==> flow/design.v <==
package code_defs_pkg;
    typedef enum logic [1:0]
        { SYNC_DATA = 2'b10
        , SYNC_CTL = 2'b01
        } sync_t;
    typedef enum logic [7:0]
        { BT_IDLE = 8'h1e
        , BT_O4   = 8'h2d
        , BT_S4   = 8'h33
        , BT_O0S4 = 8'h66
        , BT_O0O4 = 8'h55
        , BT_S0   = 8'h78
        , BT_O0   = 8'h4b
        , BT_T0   = 8'h87
        , BT_T1   = 8'h99
        , BT_T2   = 8'haa
        , BT_T3   = 8'hb4
        , BT_T4   = 8'hcc
        , BT_T5   = 8'hd2
        , BT_T6   = 8'he1
        , BT_T7   = 8'hff
        } block_type_t;
    typedef enum logic [6:0]
        { CC_IDLE = 7'b00
        , CC_LPI = 7'h06
        , CC_ERROR = 7'h1e
        , CC_RES0 = 7'h2d
        , CC_RES1 = 7'h33
        , CC_RES2 = 7'h4b
        , CC_RES3 = 7'h55
        , CC_RES4 = 7'h66
        , CC_RES5 = 7'h78
        } control_code_t;
    typedef enum logic [3:0]
        { OC_SEQ = 4'h0
        , OC_SIG = 4'hf
        } o_code_t;
    typedef enum logic [7:0]
        { RS_IDLE = 8'h07
        , RS_LPI = 8'h06
        , RS_START = 8'hfb
        , RS_TERM = 8'hfd
        , RS_ERROR = 8'hfe
        , RS_OSEQ = 8'h9c
        , RS_RES0 = 8'h1c
        , RS_RES1 = 8'h3c
        , RS_RES2 = 8'h7c
        , RS_RES3 = 8'hbc
        , RS_RES4 = 8'hdc
        , RS_RES5 = 8'hf7
        , RS_OSIG = 8'h5c
        } rs_code_t;
    typedef enum logic [7:0]
        { MAC_PRE = 8'h55
        , MAC_SFD = 8'hd5
        } mac_code_t;
    function automatic logic [7:0] control_to_rs_code(logic [6:0] icode);
        case (icode)
            CC_IDLE:    control_to_rs_code = RS_IDLE;
            CC_LPI:     control_to_rs_code = RS_LPI;
            CC_ERROR:   control_to_rs_code = RS_ERROR;
            CC_RES0:    control_to_rs_code = RS_RES0;
            CC_RES1:    control_to_rs_code = RS_RES1;
            CC_RES2:    control_to_rs_code = RS_RES2;
            CC_RES3:    control_to_rs_code = RS_RES3;
            CC_RES4:    control_to_rs_code = RS_RES4;
            CC_RES5:    control_to_rs_code = RS_RES5;
            default: begin
                control_to_rs_code = RS_IDLE;
            end
        endcase
    endfunction
    function automatic logic [3:0] rs_to_cc_ocode (input logic [7:0] rs_code);
        rs_to_cc_ocode = rs_code == RS_OSEQ ? OC_SEQ : OC_SIG;
    endfunction
    function automatic logic [7:0] cc_to_rs_ocode (input logic [3:0] cc_ocode);
        cc_to_rs_ocode = cc_ocode == OC_SEQ ? RS_OSEQ : RS_OSIG;
    endfunction
endpackage
`timescale 1ns/1ps
`default_nettype none
module slicing_crc #(
    parameter int SLICE_LENGTH = 4,
    parameter bit [31:0] INITIAL_CRC = 32'hFFFFFFFF,
    parameter bit INVERT_OUTPUT = 1,
    parameter bit REGISTER_OUTPUT = 1
) (
    input wire i_clk,
    input wire i_reset,
    input wire [8*SLICE_LENGTH-1:0] i_data,
    input wire [SLICE_LENGTH-1:0] i_valid,
    output wire [31:0] o_crc
);
    logic [31:0] crc_reg;
    logic [31:0] crc_next;
    function automatic logic [31:0] crc_byte(input logic [31:0] crc, input logic [7:0] data);
        logic [31:0] c;
        c = crc ^ {24'd0, data};
        for (int b = 0; b < 8; b++) begin
            c = c[0] ? ((c >> 1) ^ 32'hEDB88320) : (c >> 1);
        end
        crc_byte = c;
    endfunction
    always_comb begin
        crc_next = crc_reg;
        for (int n = 0; n < SLICE_LENGTH; n++) begin
            if (i_valid[n]) begin
                crc_next = crc_byte(crc_next, i_data[8*n +: 8]);
            end
        end
    end
    always_ff @(posedge i_clk)
    if (i_reset) begin
        crc_reg <= INITIAL_CRC;
    end else begin
        crc_reg <= crc_next;
    end
    generate if (REGISTER_OUTPUT) begin: l_reg_out
        assign o_crc = INVERT_OUTPUT ? ~crc_reg : crc_reg;
    end else begin: l_comb_out
        assign o_crc = INVERT_OUTPUT ? ~crc_next : crc_next;
    end endgenerate
endmodule
`timescale 1ns/1ps
`default_nettype none
module scrambler #(
    parameter bit DESCRAMBLE = 0,
    localparam int DATA_WIDTH = 32
) (
    input wire i_clk,
    input wire i_reset,
    input wire i_init_done,
    input wire i_pause,
    input wire [DATA_WIDTH-1:0] i_data,
    output wire [DATA_WIDTH-1:0] o_data
);
    /*verilator lint_off UNUSED*/
    logic[127:0] scrambler_data;
    /*verilator lint_on UNUSED*/
    logic [127:0] next_scrambler_data;
    logic [95:0] next_scrambler_data_split;
    always_ff @(posedge i_clk) begin
        if (i_reset || !i_init_done) begin
            scrambler_data <= '1;
        end
        else if (!i_pause) begin
            scrambler_data <= next_scrambler_data;
        end
    end
    assign next_scrambler_data_split = {scrambler_data[DATA_WIDTH +: 128 - DATA_WIDTH]};
    assign next_scrambler_data = DESCRAMBLE ? {i_data, next_scrambler_data_split} :
                                                {o_data, next_scrambler_data_split};
    generate
        for (genvar gi = 0; gi < DATA_WIDTH; gi++) begin: l_assign_odata
            assign o_data[gi] = next_scrambler_data_split[(64-DATA_WIDTH) + 6+gi] ^ next_scrambler_data_split[(64-DATA_WIDTH) + 25+gi] ^ i_data[gi];
        end
    endgenerate
endmodule
`timescale 1ns/1ps
`default_nettype none
module rx_gearbox #(
    parameter bit REGISTER_OUTPUT = 1,
    localparam int DATA_WIDTH = 32,
    localparam int HEADER_WIDTH = 2,
    localparam int SEQUENCE_WIDTH = 6
) (
    input wire i_clk,
    input wire i_reset,
    input wire [DATA_WIDTH-1:0] i_data,
    input wire i_slip,
    output logic [DATA_WIDTH-1:0] o_data,
    output logic [HEADER_WIDTH-1:0] o_header,
    output logic o_data_valid,
    output logic o_header_valid
);
    localparam int BUF_SIZE = 2*DATA_WIDTH + HEADER_WIDTH + 1;  
    logic [SEQUENCE_WIDTH-1:0] gearbox_seq;
    logic half_slip;
    always_ff @(posedge i_clk)
    if (i_reset) begin
        gearbox_seq <= '0;
        half_slip <= '0;
    end else begin
        if (!i_slip) begin
            gearbox_seq <= gearbox_seq < 32 ? gearbox_seq + 1 : '0;
        end
        if (i_slip) begin
            half_slip <= ~half_slip;
        end
    end
    logic [BUF_SIZE-1:0] obuf, next_obuf;
    wire frame_word;
    logic [6:0] current_data_idx;
    function automatic logic [6:0] data_idxs(input logic [SEQUENCE_WIDTH-1:0] seq);
        case (seq)
            0: data_idxs = 0;
            1: data_idxs = 32;
            2: data_idxs = 64;
            3: data_idxs = 30;
            4: data_idxs = 62;
            5: data_idxs = 28;
            6: data_idxs = 60;
            7: data_idxs = 26;
            8: data_idxs = 58;
            9: data_idxs = 24;
            10: data_idxs = 56;
            11: data_idxs = 22;
            12: data_idxs = 54;
            13: data_idxs = 20;
            14: data_idxs = 52;
            15: data_idxs = 18;
            16: data_idxs = 50;
            17: data_idxs = 16;
            18: data_idxs = 48;
            19: data_idxs = 14;
            20: data_idxs = 46;
            21: data_idxs = 12;
            22: data_idxs = 44;
            23: data_idxs = 10;
            24: data_idxs = 42;
            25: data_idxs = 8;
            26: data_idxs = 40;
            27: data_idxs = 6;
            28: data_idxs = 38;
            29: data_idxs = 4;
            30: data_idxs = 36;
            31: data_idxs = 2;
            32: data_idxs = 34;
            default: data_idxs = 0;
        endcase
    endfunction
    assign frame_word = (half_slip) ? !gearbox_seq[0] && gearbox_seq != SEQUENCE_WIDTH'(32) : 
                                        !gearbox_seq[0];
    assign current_data_idx = data_idxs(gearbox_seq);
    generate for (genvar gi = 0; gi < BUF_SIZE; gi++) begin: l_assign_obuf
        always @(*) begin
            next_obuf[gi] = obuf[gi];
            if (gi == BUF_SIZE - 1) begin
                next_obuf[gi] = next_obuf[0];  
            end else begin
                if (frame_word) begin
                    if (gearbox_seq != 0 && gi >= current_data_idx) begin
                        next_obuf[gi] = i_data[gi - current_data_idx];
                    end else if (gi < DATA_WIDTH - gearbox_seq) begin
                        next_obuf[gi] = i_data[gi + gearbox_seq];
                    end
                end else begin
                    if (gi >= current_data_idx && gi < current_data_idx + 32) begin
                        next_obuf[gi] = i_data[gi - current_data_idx];
                    end
                end
            end
        end
    end endgenerate
    always_ff @(posedge i_clk)
    if (i_reset) begin
        obuf <= '0;
    end else begin
        obuf <= next_obuf;
    end
    wire [DATA_WIDTH-1:0] odata_int;
    wire [HEADER_WIDTH-1:0] oheader_int;
    wire odata_valid_int;
    wire oheader_valid_int;
    assign odata_valid_int = half_slip ? gearbox_seq != 31 : gearbox_seq != 0;
    assign oheader_int = half_slip ? next_obuf[2:1] : next_obuf[1:0];
    assign oheader_valid_int = !frame_word && odata_valid_int;
    assign odata_int = half_slip ? (!frame_word ? next_obuf[34:3] : next_obuf[66:35]) :
                               (!frame_word ? next_obuf[33:2] : next_obuf[65:34]);
    generate if (REGISTER_OUTPUT) begin: l_register_output
        always_ff @(posedge i_clk)
        if (i_reset) begin
            o_data_valid <= '0;
            o_header <= '0;
            o_header_valid <= '0;
            o_data <= '0;
        end else begin
            o_data_valid <= odata_valid_int;
            o_header <= (oheader_valid_int) ? oheader_int : o_header;
            o_header_valid <= oheader_valid_int;
            o_data <= (odata_valid_int) ? odata_int : o_data;
        end
    end else begin: l_comb_output
        assign o_data_valid = odata_valid_int;
        assign o_header = oheader_int;
        assign o_header_valid = oheader_valid_int;
        assign o_data = odata_int;
    end endgenerate
endmodule
`timescale 1ns/1ps
`default_nettype none
module lock_state(
    input wire i_clk,
    input wire i_reset,
    input wire [1:0] i_header,
    input wire i_valid,
    output wire o_slip
);
    typedef enum logic[3:0] { LOCK_INIT, RESET_CNT, TEST_SH,
        VALID_SH, INVALID_SH, GOOD_64, SLIP} lock_state_t;
    lock_state_t state, next_state;
    /*verilator lint_off UNUSED*/
    logic rx_block_lock, test_sh, slip_done;
    /*verilator lint_on UNUSED*/
    logic [15:0] sh_cnt, sh_invalid_cnt;
    wire sh_valid;
    assign sh_valid = (i_header[1] ^ i_header[0]);
    assign o_slip = (state == SLIP);
    always_ff @(posedge i_clk) begin
        if (i_reset) begin
            state <= LOCK_INIT;
        end else begin
            state <= next_state;
        end
    end
    always_comb begin
        case (state)
            LOCK_INIT: begin
                next_state = RESET_CNT;
            end
            RESET_CNT: begin
                next_state = TEST_SH;
            end
            TEST_SH: begin
                if (!i_valid) begin
                    next_state = TEST_SH;
                end if (sh_valid) begin
                    next_state = VALID_SH;
                end else begin
                    next_state = INVALID_SH;
                end
            end
            VALID_SH: begin
                if (!i_valid) begin
                    next_state = VALID_SH;
                end if (sh_cnt == 64 && sh_invalid_cnt == 0) begin
                    next_state = GOOD_64;
                end else if (sh_cnt == 64 && sh_invalid_cnt != 0) begin
                    next_state = RESET_CNT;
                end else if (sh_cnt < 64 && !sh_valid) begin
                    next_state = INVALID_SH;
                end else begin
                    next_state = VALID_SH;
                end
            end
            INVALID_SH: begin
                if (!i_valid) begin
                    next_state = INVALID_SH;
                end if (sh_cnt == 64 && sh_invalid_cnt < 16) begin
                    next_state = RESET_CNT;
                end else if (sh_invalid_cnt == 16) begin
                    next_state = SLIP;
                end else if (sh_cnt < 64 && !sh_valid) begin
                    next_state = INVALID_SH;
                end else begin
                    next_state = VALID_SH;
                end
            end
            GOOD_64: begin
                next_state = RESET_CNT;
            end
            SLIP: begin
                next_state = RESET_CNT;
            end
            default: begin
                next_state = LOCK_INIT;
            end
            endcase
    end
    always_ff @(posedge i_clk) begin
        if (i_reset) begin
            rx_block_lock <= 1'b0;
            test_sh <= 1'b0;
            sh_cnt <= 0;
            sh_invalid_cnt <= 0;
            slip_done <= 1'b0;
        end else begin
            case (state)
                LOCK_INIT: begin
                    rx_block_lock <= 1'b0;
                    test_sh <= 1'b0;
                end
                RESET_CNT: begin
                    sh_cnt <= 0;
                    sh_invalid_cnt <= 0;
                    slip_done <= 1'b0;
                end
                TEST_SH: begin
                    test_sh <= 1'b0;
                end
                VALID_SH: begin
                    sh_cnt <= (i_valid) ? sh_cnt + 1 : sh_cnt;
                end
                INVALID_SH: begin
                    sh_cnt <= (i_valid) ? sh_cnt + 1 : sh_cnt;
                    sh_invalid_cnt <= (i_valid) ? sh_invalid_cnt + 1 : sh_invalid_cnt;
                end
                GOOD_64: begin
                    rx_block_lock <= 1'b0;
                end
                SLIP: begin
                    rx_block_lock <= 1'b0;
                end
                default: begin
                    rx_block_lock <= 1'b0;
                    test_sh <= 1'b0;
                    sh_cnt <= 0;
                    sh_invalid_cnt <= 0;
                    slip_done <= 1'b0;
                end
            endcase
        end
    end
endmodule
`timescale 1ns/1ps
`default_nettype none
import code_defs_pkg::*;
module decoder #(
    localparam int DATA_WIDTH = 32,
    localparam int DATA_NBYTES = DATA_WIDTH / 8
) (
    input wire i_reset,
    input wire i_rxc,
    input wire [DATA_WIDTH-1:0] i_rxd,
    input wire [1:0] i_rx_header,
    input wire i_rx_data_valid,
    input wire i_rx_header_valid,
    output wire [DATA_WIDTH-1:0] o_rxd,
    output wire [DATA_NBYTES-1:0] o_rxctl
);
    typedef struct packed {
        logic [63:0] odata;
        logic [7:0] octl;
        logic frame_valid;
    } xgmii_data_ctl_t;
    logic [DATA_WIDTH-1:0] delayed_i_rxd;
    wire [63:0] internal_irxd;
    xgmii_data_ctl_t decoded_frame;
    wire output_decode_frame;
    /*verilator lint_off UNUSED*/
    logic [63:0] internal_orxd;
    logic [7:0] internal_orxctl;
    wire frame_valid;
    /*verilator lint_on UNUSED*/
    always_ff @(posedge i_rxc) begin
        if (i_reset) begin
            delayed_i_rxd <= '0;
            internal_orxd <= '0;
            internal_orxctl <= '0;
        end else begin
            if (i_rx_data_valid) begin
                delayed_i_rxd <= i_rxd;
                if (output_decode_frame) begin  
                    internal_orxd <= decoded_frame.odata;
                    internal_orxctl <= decoded_frame.octl;
                end
            end
        end
    end
    assign internal_irxd = {i_rxd, delayed_i_rxd};
    assign output_decode_frame = !i_rx_header_valid  && i_rx_data_valid;  
    assign frame_valid = decoded_frame.frame_valid;
    assign o_rxd = !output_decode_frame ? internal_orxd[32 +: 32] : decoded_frame.odata[0 +: 32];
    assign o_rxctl = !output_decode_frame ? internal_orxctl[4 +: 4] : decoded_frame.octl[0 +: 4];
    function automatic logic [7:0] local_control_to_rs_code(input logic [6:0] icode);
        case (icode)
            CC_IDLE:    local_control_to_rs_code = RS_IDLE;
            CC_LPI:     local_control_to_rs_code = RS_LPI;
            CC_ERROR:   local_control_to_rs_code = RS_ERROR;
            CC_RES0:    local_control_to_rs_code = RS_RES0;
            CC_RES1:    local_control_to_rs_code = RS_RES1;
            CC_RES2:    local_control_to_rs_code = RS_RES2;
            CC_RES3:    local_control_to_rs_code = RS_RES3;
            CC_RES4:    local_control_to_rs_code = RS_RES4;
            CC_RES5:    local_control_to_rs_code = RS_RES5;
            default: begin
                local_control_to_rs_code = RS_IDLE;
            end
        endcase
    endfunction
    function automatic logic [7:0] local_cc_to_rs_ocode(input logic [3:0] cc_ocode);
        local_cc_to_rs_ocode = cc_ocode == OC_SEQ ? RS_OSEQ : RS_OSIG;
    endfunction
    function automatic logic [63:0] control_code_to_rs_lane(input logic [63:0] idata, input bit [7:0] lanes);
        control_code_to_rs_lane = {8{RS_ERROR}};
        for (int i = 0; i < 8; i++) begin
            if (lanes[7-i] == 1) begin
                control_code_to_rs_lane[8*i +: 8] = local_control_to_rs_code(idata[8 + (7*i) +: 7]);
            end
        end
    endfunction
    function automatic logic [72:0] decode_frame(input logic [63:0] idata, input logic [1:0] iheader);
        logic [63:0] odata;
        logic [7:0] octl;
        logic frame_valid;
        odata = '0;
        octl = '0;
        frame_valid = 1;
        if (iheader == SYNC_DATA) begin
            odata = idata;
            octl = '0;
        end else begin
            case (idata[7:0])
                BT_IDLE: begin
                    odata = control_code_to_rs_lane(idata, 8'hFF);
                    octl = '1;
                end
                BT_O4: begin
                    odata = control_code_to_rs_lane(idata, 8'hF0);
                    odata[63:40] = idata[63:40];
                    odata[39:32] = local_cc_to_rs_ocode(idata[39:36]);
                    octl = 8'h1F;
                end
                BT_S4: begin
                    odata = control_code_to_rs_lane(idata, 8'hF0);
                    odata[63:40] = idata[63:40];
                    odata[39:32] = RS_START;
                    octl = 8'h1F;
                end
                BT_O0S4: begin
                    odata[63:40] = idata[63:40];
                    odata[39:32] = RS_START;
                    odata[31: 8] = idata[31: 8];
                    odata[ 7: 0] = local_cc_to_rs_ocode(idata[35:32]);
                    octl = 8'h11;
                end
                BT_O0O4: begin
                    odata[63:40] = idata[63:40];
                    odata[39:32] = local_cc_to_rs_ocode(idata[35:32]);
                    odata[31: 8] = idata[31: 8];
                    odata[ 7: 0] = local_cc_to_rs_ocode(idata[39:36]);
                    octl = 8'h11;
                end
                BT_S0: begin
                    odata[63: 8] = idata[63: 8];
                    odata[ 7: 0] = RS_START;
                    octl = 8'h01;
                end
                BT_O0: begin
                    odata = control_code_to_rs_lane(idata, 8'h0F);
                    odata[31: 8] = idata[31: 8];
                    odata[ 7: 0] = local_cc_to_rs_ocode(idata[35:32]);
                    octl = 8'hF1;
                end
                BT_T0: begin
                    odata = control_code_to_rs_lane(idata, 8'h7F);
                    odata[ 7: 0] = RS_TERM;
                    octl = 8'hFF;
                end
                BT_T1: begin
                    odata = control_code_to_rs_lane(idata, 8'h3F);
                    odata[ 7: 0] = idata[15: 8];
                    odata[15: 8] = RS_TERM;
                    octl = 8'hFE;
                end
                BT_T2: begin
                    odata = control_code_to_rs_lane(idata, 8'h1F);
                    odata[15: 0] = idata[23: 8];
                    odata[23:16] = RS_TERM;
                    octl = 8'hFC;
                end
                BT_T3: begin
                    odata = control_code_to_rs_lane(idata, 8'h0F);
                    odata[23: 0] = idata[31: 8];
                    odata[31:24] = RS_TERM;
                    octl = 8'hF8;
                end
                BT_T4: begin
                    odata = control_code_to_rs_lane(idata, 8'h07);
                    odata[31: 0] = idata[39: 8];
                    odata[39:32] = RS_TERM;
                    octl = 8'hF0;
                end
                BT_T5: begin
                    odata = control_code_to_rs_lane(idata, 8'h03);
                    odata[39: 0] = idata[47: 8];
                    odata[47:40] = RS_TERM;
                    octl = 8'hE0;
                end
                BT_T6: begin
                    odata = control_code_to_rs_lane(idata, 8'h01);
                    odata[47: 0] = idata[55: 8];
                    odata[55:48] = RS_TERM;
                    octl = 8'hC0;
                end
                BT_T7: begin
                    odata[55: 0] = idata[63: 8];
                    odata[63:56] = RS_TERM;
                    octl = 8'h80;
                end
                default: begin
                    octl = 8'hFF;
                    odata[63:0] = {8{RS_ERROR}};
                    frame_valid = 0;
                end
            endcase
        end
        decode_frame = {odata, octl, frame_valid};
    endfunction
    assign decoded_frame = decode_frame(internal_irxd, i_rx_header);
endmodule
`timescale 1ns/1ps
`default_nettype none
import code_defs_pkg::*;
module rx_mac #(
    localparam int DATA_WIDTH = 32,
    localparam int DATA_NBYTES = DATA_WIDTH / 8
) (
    input wire i_reset,
    input wire i_clk,
    input wire [DATA_WIDTH-1:0] i_xgmii_rxd,
    input wire [DATA_NBYTES-1:0] i_xgmii_rxc,
    input wire i_phy_rx_valid,
    input wire [DATA_NBYTES-1:0] i_term_loc,
    output logic [DATA_WIDTH-1:0] m00_axis_tdata,
    output logic [DATA_NBYTES-1:0] m00_axis_tkeep,
    output logic m00_axis_tvalid,
    output logic m00_axis_tlast,
    output logic m00_axis_tuser
);
    typedef enum logic[1:0] {IDLE, PREAMBLE, DATA, TERM} rx_state_t;
    rx_state_t rx_state, rx_next_state;
    wire sfd_found;
    logic [DATA_NBYTES-1:0] start_keep;
    logic sfd_found_del;
    wire start_valid;
    wire term_found;
    wire [DATA_NBYTES-1:0] term_keep;
    wire ctl_found;
    wire data_invalid;
    wire  rx_crc_reset;
    logic [DATA_WIDTH-1:0] rx_crc_input_del;
    logic [31:0] rx_calc_crc;
    logic [31:0] rx_captured_crc;
    logic [DATA_NBYTES-1:0] crc_input_valid;
    logic [DATA_NBYTES-1:0] rx_crc_input_valid_del;
    always_ff @(posedge i_clk)
    if (i_reset) begin
        rx_state <= IDLE;
    end else begin
        rx_state <= rx_next_state;
    end
    always @(*) begin
        m00_axis_tdata = i_xgmii_rxd;
        case (rx_state)
            IDLE: begin
                rx_next_state = (sfd_found) ? DATA : IDLE;
                m00_axis_tvalid = '0;
                m00_axis_tlast = '0;
                m00_axis_tkeep = '0;
                m00_axis_tuser = '0;
            end
            DATA: begin
                if (i_phy_rx_valid && (term_found || ctl_found || data_invalid)) begin
                    rx_next_state = IDLE;
                end else begin
                    rx_next_state = DATA;
                end
                m00_axis_tvalid = i_phy_rx_valid && !data_invalid && (!sfd_found_del || (sfd_found_del && start_valid));
                m00_axis_tlast = rx_next_state == IDLE;
                m00_axis_tkeep = sfd_found_del ? start_keep :
                                    term_found ? term_keep  :
                                                '1;
                m00_axis_tuser = term_found && (rx_calc_crc == rx_captured_crc);
            end
            default: begin
                rx_next_state = IDLE;
                m00_axis_tvalid = '0;
                m00_axis_tlast = '0;
                m00_axis_tkeep = '0;
                m00_axis_tuser = '0;
            end
        endcase
    end
    assign ctl_found = |i_xgmii_rxc;
    assign data_invalid = (i_xgmii_rxc[3] && i_xgmii_rxd[31:24] == RS_ERROR) ||
                            (i_xgmii_rxc[2] && i_xgmii_rxd[23:16] == RS_ERROR) ||
                            (i_xgmii_rxc[1] && i_xgmii_rxd[15: 8] == RS_ERROR) ||
                            (i_xgmii_rxc[0] && i_xgmii_rxd[ 7: 0] == RS_ERROR);
    assign sfd_found = i_phy_rx_valid && (i_xgmii_rxd == {{3{8'h55}}, RS_START}) && (i_xgmii_rxc == 4'b1);
    always_ff @(posedge i_clk)  
    if (i_reset) begin
        sfd_found_del <= '0;
    end else begin
        sfd_found_del <= (i_phy_rx_valid) ? sfd_found : sfd_found_del;
    end
    assign term_found = |i_term_loc;
    assign start_keep = 4'b0000;
    assign start_valid = 1'b0;  
    generate for (genvar gi = 0; gi < DATA_NBYTES; gi++) begin: l_term_keep
        assign term_keep[gi] = (1 << gi) < i_term_loc ? 1'b1 : 1'b0;
    end endgenerate
    always_ff @(posedge i_clk)
    if (i_reset) begin
        rx_crc_input_del <= '0;
        rx_crc_input_valid_del <= '0;
    end else begin
        rx_crc_input_del <= i_phy_rx_valid ? m00_axis_tdata : rx_crc_input_del;
        rx_crc_input_valid_del <= i_phy_rx_valid ? m00_axis_tkeep : rx_crc_input_valid_del;
    end
    always @(*) begin
        if (!i_phy_rx_valid) begin
            crc_input_valid = {DATA_NBYTES{1'b0}};
        end else if (!term_found) begin
            crc_input_valid = rx_crc_input_valid_del;
        end else begin
            case (i_term_loc)
                1: crc_input_valid = 4'b0000;
                2: crc_input_valid = 4'b0001;
                4: crc_input_valid = 4'b0011;
                8: crc_input_valid = 4'b0111;
                default: crc_input_valid = 4'b1111;
            endcase
        end
        case (i_term_loc)
            1: rx_captured_crc = rx_crc_input_del;
            2: rx_captured_crc = {i_xgmii_rxd[0+:8], rx_crc_input_del[8+:24]};
            4: rx_captured_crc = {i_xgmii_rxd[0+:16], rx_crc_input_del[16+:16]};
            8: rx_captured_crc = {i_xgmii_rxd[0+:24], rx_crc_input_del[24+:8]};
            default: rx_captured_crc = i_xgmii_rxd;
        endcase
    end
    assign rx_crc_reset = rx_state == IDLE;
    slicing_crc #(
        .SLICE_LENGTH(DATA_NBYTES),
        .INITIAL_CRC(32'hFFFFFFFF),
        .INVERT_OUTPUT(1),
        .REGISTER_OUTPUT(0)
    ) u_rx_crc (
        .i_clk(i_clk),
        .i_reset(rx_crc_reset),
        .i_data(rx_crc_input_del),
        .i_valid(crc_input_valid),
        .o_crc(rx_calc_crc)
    );
endmodule
`timescale 1ns/1ps
`default_nettype none
import code_defs_pkg::*;
module eth_rx (
    input wire i_clk,
    input wire i_reset,
    input wire [31:0] i_xver_rx_data,
    output logic [31:0] m00_axis_tdata,
    output logic [3:0] m00_axis_tkeep,
    output logic m00_axis_tvalid,
    output logic m00_axis_tlast,
    output logic m00_axis_tuser
);
    wire [31:0] rx_gearbox_data_out, rx_descrambled_data;
    wire [1:0] rx_header;
    wire rx_data_valid, rx_header_valid;
    wire rx_gearbox_slip;
    wire [31:0] rx_decoded_data;
    wire [3:0] rx_decoded_ctl;
    rx_gearbox #(.REGISTER_OUTPUT(1))
    u_rx_gearbox (
        .i_clk(i_clk),
        .i_reset(i_reset),
        .i_data(i_xver_rx_data),
        .i_slip(rx_gearbox_slip),
        .o_data(rx_gearbox_data_out),
        .o_header(rx_header),
        .o_data_valid(rx_data_valid),
        .o_header_valid(rx_header_valid)
    );
    lock_state u_lock_state(
        .i_clk(i_clk),
        .i_reset(i_reset),
        .i_header(rx_header),
        .i_valid(rx_header_valid),
        .o_slip(rx_gearbox_slip)
    );
    scrambler #(
        .DESCRAMBLE(1)
    ) u_descrambler(
        .i_clk(i_clk),
        .i_reset(i_reset),
        .i_init_done(!i_reset),
        .i_pause(!rx_data_valid),
        .i_data(rx_gearbox_data_out),
        .o_data(rx_descrambled_data)
    );
    decoder u_decoder(
        .i_reset(i_reset),
        .i_rxc(i_clk),
        .i_rxd(rx_descrambled_data),
        .i_rx_header(rx_header),
        .i_rx_data_valid(rx_data_valid),
        .i_rx_header_valid(rx_header_valid),
        .o_rxd(rx_decoded_data),
        .o_rxctl(rx_decoded_ctl)
    );
    wire [3:0] early_term_loc;
    generate for (genvar gi = 0; gi < 4; gi++) begin: l_early_term_loc
        assign early_term_loc[gi] = rx_data_valid && rx_decoded_data[gi*8 +: 8] == RS_TERM && rx_decoded_ctl[gi];
    end endgenerate
    logic [31:0] xgmii_rx_data;
    logic [3:0] xgmii_rx_ctl;
    logic phy_rx_valid;
    logic [3:0] term_loc;
    always_ff @(posedge i_clk)
    if (i_reset) begin
        xgmii_rx_data <= '0;
        xgmii_rx_ctl <= '0;
        phy_rx_valid <= '0;
        term_loc <= '0;
    end else begin
        xgmii_rx_data <= rx_decoded_data;
        xgmii_rx_ctl <= rx_decoded_ctl;
        phy_rx_valid <= rx_data_valid;
        term_loc <= early_term_loc;
    end
    wire [31:0] rx_tdata;
    wire [3:0] rx_tkeep;
    wire rx_tvalid;
    wire rx_tlast;
    wire rx_tuser;
    rx_mac u_rx (
        .i_reset(i_reset),
        .i_clk(i_clk),
        .i_xgmii_rxd(xgmii_rx_data),
        .i_xgmii_rxc(xgmii_rx_ctl),
        .i_phy_rx_valid(phy_rx_valid),
        .i_term_loc(term_loc),
        .m00_axis_tdata(rx_tdata),
        .m00_axis_tkeep(rx_tkeep),
        .m00_axis_tvalid(rx_tvalid),
        .m00_axis_tlast(rx_tlast),
        .m00_axis_tuser(rx_tuser)
    );
    always_ff @(posedge i_clk)
    if (i_reset) begin
        m00_axis_tdata <= '0;
        m00_axis_tkeep <= '0;
        m00_axis_tvalid <= '0;
        m00_axis_tlast <= '0;
        m00_axis_tuser <= '0;
    end else begin
        m00_axis_tdata <= rx_tdata;
        m00_axis_tkeep <= rx_tkeep;
        m00_axis_tvalid <= rx_tvalid;
        m00_axis_tlast <= rx_tlast;
        m00_axis_tuser <= rx_tuser;
    end
endmodule
# Reports on eth_rx
# What the tools print for eth_rx, step after step.
# Lines are those of the file above, counted from 1.
# Operators: Yosys type, input widths -> output width; for muxes data width and select width s.
# A cell with n/a has no value.
# setup
top	eth_rx
clock	i_clk
cell_library	sky130hd
lib_corner	tt_025C_1v80

# After elaboration
# Source: Yosys, flattened and elaborated, memories not mapped. Widths are those after wreduce. Print and check cells do not count.
# Yosys's memory passes give these memory sizes; they may raise the number of words (mostly to a power of two), join words into wider ones and drop unused or constant bits.
# op_classes
div_mod_pow	0
n_reduce_logical	206
shift	132
mul	0
bitwise	106
n_eq	108
add_sub_neg	136
mux	358
compare	205
# ops
op	n
$shiftx 32x32->1	131
$lt 6x32->1 const A	64
$mux 32	40
$lt 5x32->1 const A	32
$lt 4x32->1 const A	16
$pmux 8 s8	8
$not 13->14	32
$mux 1	270
$lt 3x32->1 const A	8
$sub 6x7->8 const A	32
$add 6x6->7 const A	32
$ge 6x7->1 const A	32
$eq 7x7->1 const B	32
$pmux 8 s4	5
$logic_and 1x1->1	157
$lt 1x32->1 const A	4
$lt 2x32->1 const A	4
$xor 32x8->32	4
$sub 5x7->8 const A	16
$lt 7x32->1 const A	4
$eq 8x8->1 const B	16
$pmux 32 s4	1
$add 5x6->7 const A	16
$ge 5x7->1 const A	16
$eq 7x6->1 const B	16
$pmux 8 s11	1
$xor 1x1->1	65
$sub 4x7->8 const A	8
# Not listed: further kinds 76, cells in them 189.
# word_totals
mem_bits_rw	0
memories	1
latch_bits	0
word_cells	1280
clocked_rd_ports_x_width	6
regBits	528
output_inout_bits	39
mem_bits_ro	384
# memory_table
memory	words	word_bits	read_ports	wr	line_no	rtl
(no name shown)	64	6	1	0	195	case (seq)

# Longest topological paths
# Depth = most cells in a row (Yosys ltp): at word level without a register or memory, in the mapped netlist without a sequential cell, where the memories' decode and read muxes count.
# logic_depth
ltp_word	75
ABC_AREA	0
mapped_depth	22
ltp_nobuf	17

# Mapped cells and area
# Yosys stat after the flow's synthesis: flattened, memories mapped to cells. It holds for the ABC_AREA given above (unset counts as 0); a run with the other value may have another netlist.
# The area totals of this step are shown rounded.
# synth_totals
n_buf	346
ffs	431
mapped_cells	4754
seq_area_mm2	0.00863
synth_area_mm2	0.0368
# by_type
cell	n	type_area_um2
sky130_fd_sc_hd__dfxtp_1	431	8.63E+03
sky130_fd_sc_hd__mux2i_1	248	2.48E+03
sky130_fd_sc_hd__xnor2_1	277	2.43E+03
sky130_fd_sc_hd__nor2_1	601	2.26E+03
sky130_fd_sc_hd__nand2_1	533	2E+03
sky130_fd_sc_hd__a21oi_1	344	1.72E+03
sky130_fd_sc_hd__mux4_2	58	1.31E+03
sky130_fd_sc_hd__o21ai_0	244	1.22E+03
sky130_fd_sc_hd__xnor3_1	50	1126.08
sky130_fd_sc_hd__xor2_1	124	1.09E+03
sky130_fd_sc_hd__clkbuf_1	282	1.06E+03
sky130_fd_sc_hd__nor3_1	152	760.73
sky130_fd_sc_hd__nand3_1	130	650.624
sky130_fd_sc_hd__a211oi_1	81	608.083
sky130_fd_sc_hd__mux2_2	50	563.04
sky130_fd_sc_hd__ha_1	38	475.456
sky130_fd_sc_hd__a31oi_1	72	450.432
sky130_fd_sc_hd__nor2b_1	70	437.92
# Other cell types: 85; their cells: 969.
# The figures by module come from a second, unflattened synthesis with its own total; it is not the netlist above.
# unflattened
cells_unflattened	4638
hier_area_mm2	0.0387
# Each row is one instance without its submodules.
# modules
mod	area_mm2	n_cells	mod_seq_area_mm2	n_inst
rx_gearbox (REGISTER_OUTPUT=1)	0.0146	1887	0.0023	1
decoder	0.00672	916	0.00136	1
slicing_crc	0.00661	683	0.000641	1
rx_mac	0.00381	479	0.000781	1
scrambler (DESCRAMBLE=1)	0.00263	252	0.00116	1
eth_rx	0.00225	183	0.0016	1
lock_state	0.00204	238	0.000781	1

# Worst setup path after synthesis
# OpenSTA on the mapped netlist: ideal clock, no wires. The path of least setup slack (recovery checks aside). Input and output delay are each 20% of the period. Register names are those of the netlist, which keeps one name where synthesis merged equal registers.
# synth_timing
path_kind	reg2reg
start	register u_rx.rx_crc_input_del[2]
end	register m00_axis_tuser
t_first_pin_ps	0
period_ps	6500
path_delay_ps	5419
path_slack_ps	1081
path_stages	20
n_path_buf	2
arrival_ps	5316
synth_period_reached_ps	5419
# "path_delay_ps" = arrival - input delay + setup time.
# "path_stages": output pins that drive a net of the path, with the launching flip-flop's if there is one; two outputs of one cell count as two.
# "synth_period_reached_ps" = period - worst setup slack (recovery checks aside). The figure is calculated, with input and output delays left at 20% of the set period.
# The rows between start and end are the longest chain of elaborated cells between them; the timing report does not say that the signal goes this way. Where chains are equally long, one stands for them.
# Each line given opens the expression or statement behind the cell; cells for indexed reads and writes are added by Yosys, which also makes memories of some case tables.
# synth_via
cell_sequence	sky130_fd_sc_hd__dfxtp_1 -> sky130_fd_sc_hd__xnor3_1 -> sky130_fd_sc_hd__a211o_1 -> sky130_fd_sc_hd__a211oi_4 -> sky130_fd_sc_hd__xnor3_1 -> sky130_fd_sc_hd__xor2_1 -> sky130_fd_sc_hd__a21bo_2 -> sky130_fd_sc_hd__and3_1 -> sky130_fd_sc_hd__buf_2 -> sky130_fd_sc_hd__xnor2_4 -> sky130_fd_sc_hd__xnor3_1 -> sky130_fd_sc_hd__mux2i_1 -> sky130_fd_sc_hd__or2_1 -> sky130_fd_sc_hd__buf_4 -> sky130_fd_sc_hd__xnor3_1 -> sky130_fd_sc_hd__xnor3_1 -> sky130_fd_sc_hd__xor2_1 -> sky130_fd_sc_hd__nor4_1 -> sky130_fd_sc_hd__nand4_1 -> sky130_fd_sc_hd__a2111oi_2
elab_chain_cells	56
cone_cells	73
cone_lines	6
# synth_lines
element	line_no	rtl
start, declared	632	logic [DATA_WIDTH-1:0] rx_crc_input_del;
start, assigned	695	rx_crc_input_del <= '0;
start, assigned	698	rx_crc_input_del <= i_phy_rx_valid ? m00_axis_tdata : rx_crc_input_del;
$xor 32x8->32	98	c = crc ^ {24'd0, data};
$mux 32 x3	100	c = c[0] ? ((c >> 1) ^ 32'hEDB88320) : (c >> 1);
$not 13->14	n/a
$mux 32	100
$not 13->14	n/a
$mux 32 x2	100
$not 13->14	n/a
(+34 left out)	n/a
$mux 32 x3	100
$not 13->14	n/a
$mux 32 x4	100
$mux 32	107	if (i_valid[n]) begin
$not 32->32	121	assign o_crc = INVERT_OUTPUT ? ~crc_next : crc_next;
$eq 32x32->1	664	m00_axis_tuser = term_found && (rx_calc_crc == rx_captured_crc);
$logic_and 1x1->1	664
end, assigned	838	m00_axis_tuser <= '0;
end, assigned	844	m00_axis_tuser <= rx_tuser;
end, declared	748	output logic m00_axis_tuser

# Timing after layout
# From the final timing report of run 2: the path of least setup slack in the routed layout; clock arrival at registers is part of the times.
# The path's times are printed in steps of 10 ps; the period is the one set.
# layout_timing
path_kind	reg2reg
start	register u_rx.u_rx_crc.crc_reg[0]
end	register m00_axis_tuser
path_stages	19
arrival_ps	6730
n_path_buf	1
t_first_pin_ps	640
period_ps	6500
path_slack_ps	290
# The rows between start and end are the longest chain of elaborated cells between them; the timing report does not say that the signal goes this way. Where chains are equally long, one stands for them.
# layout_via
cell_sequence	sky130_fd_sc_hd__dfxtp_1 -> sky130_fd_sc_hd__xnor2_4 -> sky130_fd_sc_hd__buf_4 -> sky130_fd_sc_hd__xor3_1 -> sky130_fd_sc_hd__mux2i_4 -> sky130_fd_sc_hd__xnor2_4 -> sky130_fd_sc_hd__xnor2_1 -> sky130_fd_sc_hd__a211o_1 -> sky130_fd_sc_hd__and3_1 -> sky130_fd_sc_hd__mux2_2 -> sky130_fd_sc_hd__nor4_4 -> sky130_fd_sc_hd__nor3_4 -> sky130_fd_sc_hd__xnor2_2 -> sky130_fd_sc_hd__xnor2_4 -> sky130_fd_sc_hd__xor2_1 -> sky130_fd_sc_hd__xor2_1 -> sky130_fd_sc_hd__xor2_1 -> sky130_fd_sc_hd__nand4_1 -> sky130_fd_sc_hd__a2111oi_2
elab_chain_cells	56
cone_cells	74
cone_lines	5
# layout_lines
element	line_no	rtl
start, declared	94	logic [31:0] crc_reg;
start, assigned	114	crc_reg <= INITIAL_CRC;
start, assigned	116	crc_reg <= crc_next;
$xor 32x8->32	98	c = crc ^ {24'd0, data};
$mux 32	100	c = c[0] ? ((c >> 1) ^ 32'hEDB88320) : (c >> 1);
$not 13->14	n/a
$mux 32	100
$not 13->14	n/a
$mux 32 x2	100
$not 13->14	n/a
(+35 left out)	n/a
$mux 32 x2	100
$not 13->14	n/a
$mux 32 x6	100
$mux 32	107	if (i_valid[n]) begin
$not 32->32	121	assign o_crc = INVERT_OUTPUT ? ~crc_next : crc_next;
$eq 32x32->1	664	m00_axis_tuser = term_found && (rx_calc_crc == rx_captured_crc);
$logic_and 1x1->1	664
end, assigned	838	m00_axis_tuser <= '0;
end, assigned	844	m00_axis_tuser <= rx_tuser;
end, declared	748	output logic m00_axis_tuser

# Measured results for eth_rx: 3 stored runs of the Yosys and OpenROAD flow on sky130hd. The settings differ; the order carries no meaning. The constraints put input and output delay at 20% of the set period each and load the outputs with 0.01 pF.
# By "achieved_clock_period_ps" is meant the clock period of the run minus its worst setup slack. This is arithmetic on one report: input and output delays are still those of the set period (20% each).
# "worst_path_time_ps" = time allowed to the worst setup path (clock period - input delay - output delay, where it has them) - its slack; a late launch clock adds to it, a late capture clock takes from it.
# "power_w": no workload was simulated; the value follows from the tool's default switching activity.
# "worst_path_time_ps" is known to 10 ps.
# Measured values are rounded.
# Among the settings, n/a means not set for that run.
# Among the results, n/a means that no value is shown for the run.
stored run	ABC_AREA	CAP_MARGIN	CELL_PAD_IN_SITES_GLOBAL_PLACEMENT	CORE_UTILIZATION	GPL_TIMING_DRIVEN	MAX_ROUTING_LAYER	MIN_ROUTING_LAYER	PLACE_DENSITY	SETUP_SLACK_MARGIN	period_ns	CORE_MARGIN	SLEW_MARGIN	CELL_PAD_IN_SITES_DETAIL_PLACEMENT	CORE_ASPECT_RATIO	CTS_CLUSTER_DIAMETER	GPL_ROUTABILITY_DRIVEN	HOLD_SLACK_MARGIN	TNS_END_PERCENT	hold_ws_ps	design_die_area_mm2	power_w	utilization_pct	fin_ws_ps	synthArea_mm2	achieved_clock_period_ps	worst_path_time_ps	critical_path_kind	finish.stdcell_area_mm2
run 1	1	15	3	32	0	met5	met2	0.77	0.93	7.42	2	20	n/a	n/a	n/a	n/a	n/a	n/a	n/a	n/a	n/a	n/a	n/a	n/a	n/a	n/a	n/a	n/a
run 2	n/a	30	3	44	1	n/a	n/a	n/a	n/a	6.5	9	20	1	0.81	215	n/a	n/a	n/a	457	0.0945	0.0103	49.6	288	0.0368	6212	6210	reg2reg	0.0411
run 3	n/a	20	n/a	47	1	n/a	met2	0.9	n/a	6.86	2	20	2	n/a	n/a	1	0.21	30	n/a	n/a	n/a	n/a	n/a	n/a	n/a	n/a	n/a	n/a
# Run 1: not finished: routing ended with error GRT-0116
# Run 3: not finished: clock tree synthesis ended with error DPL-0033
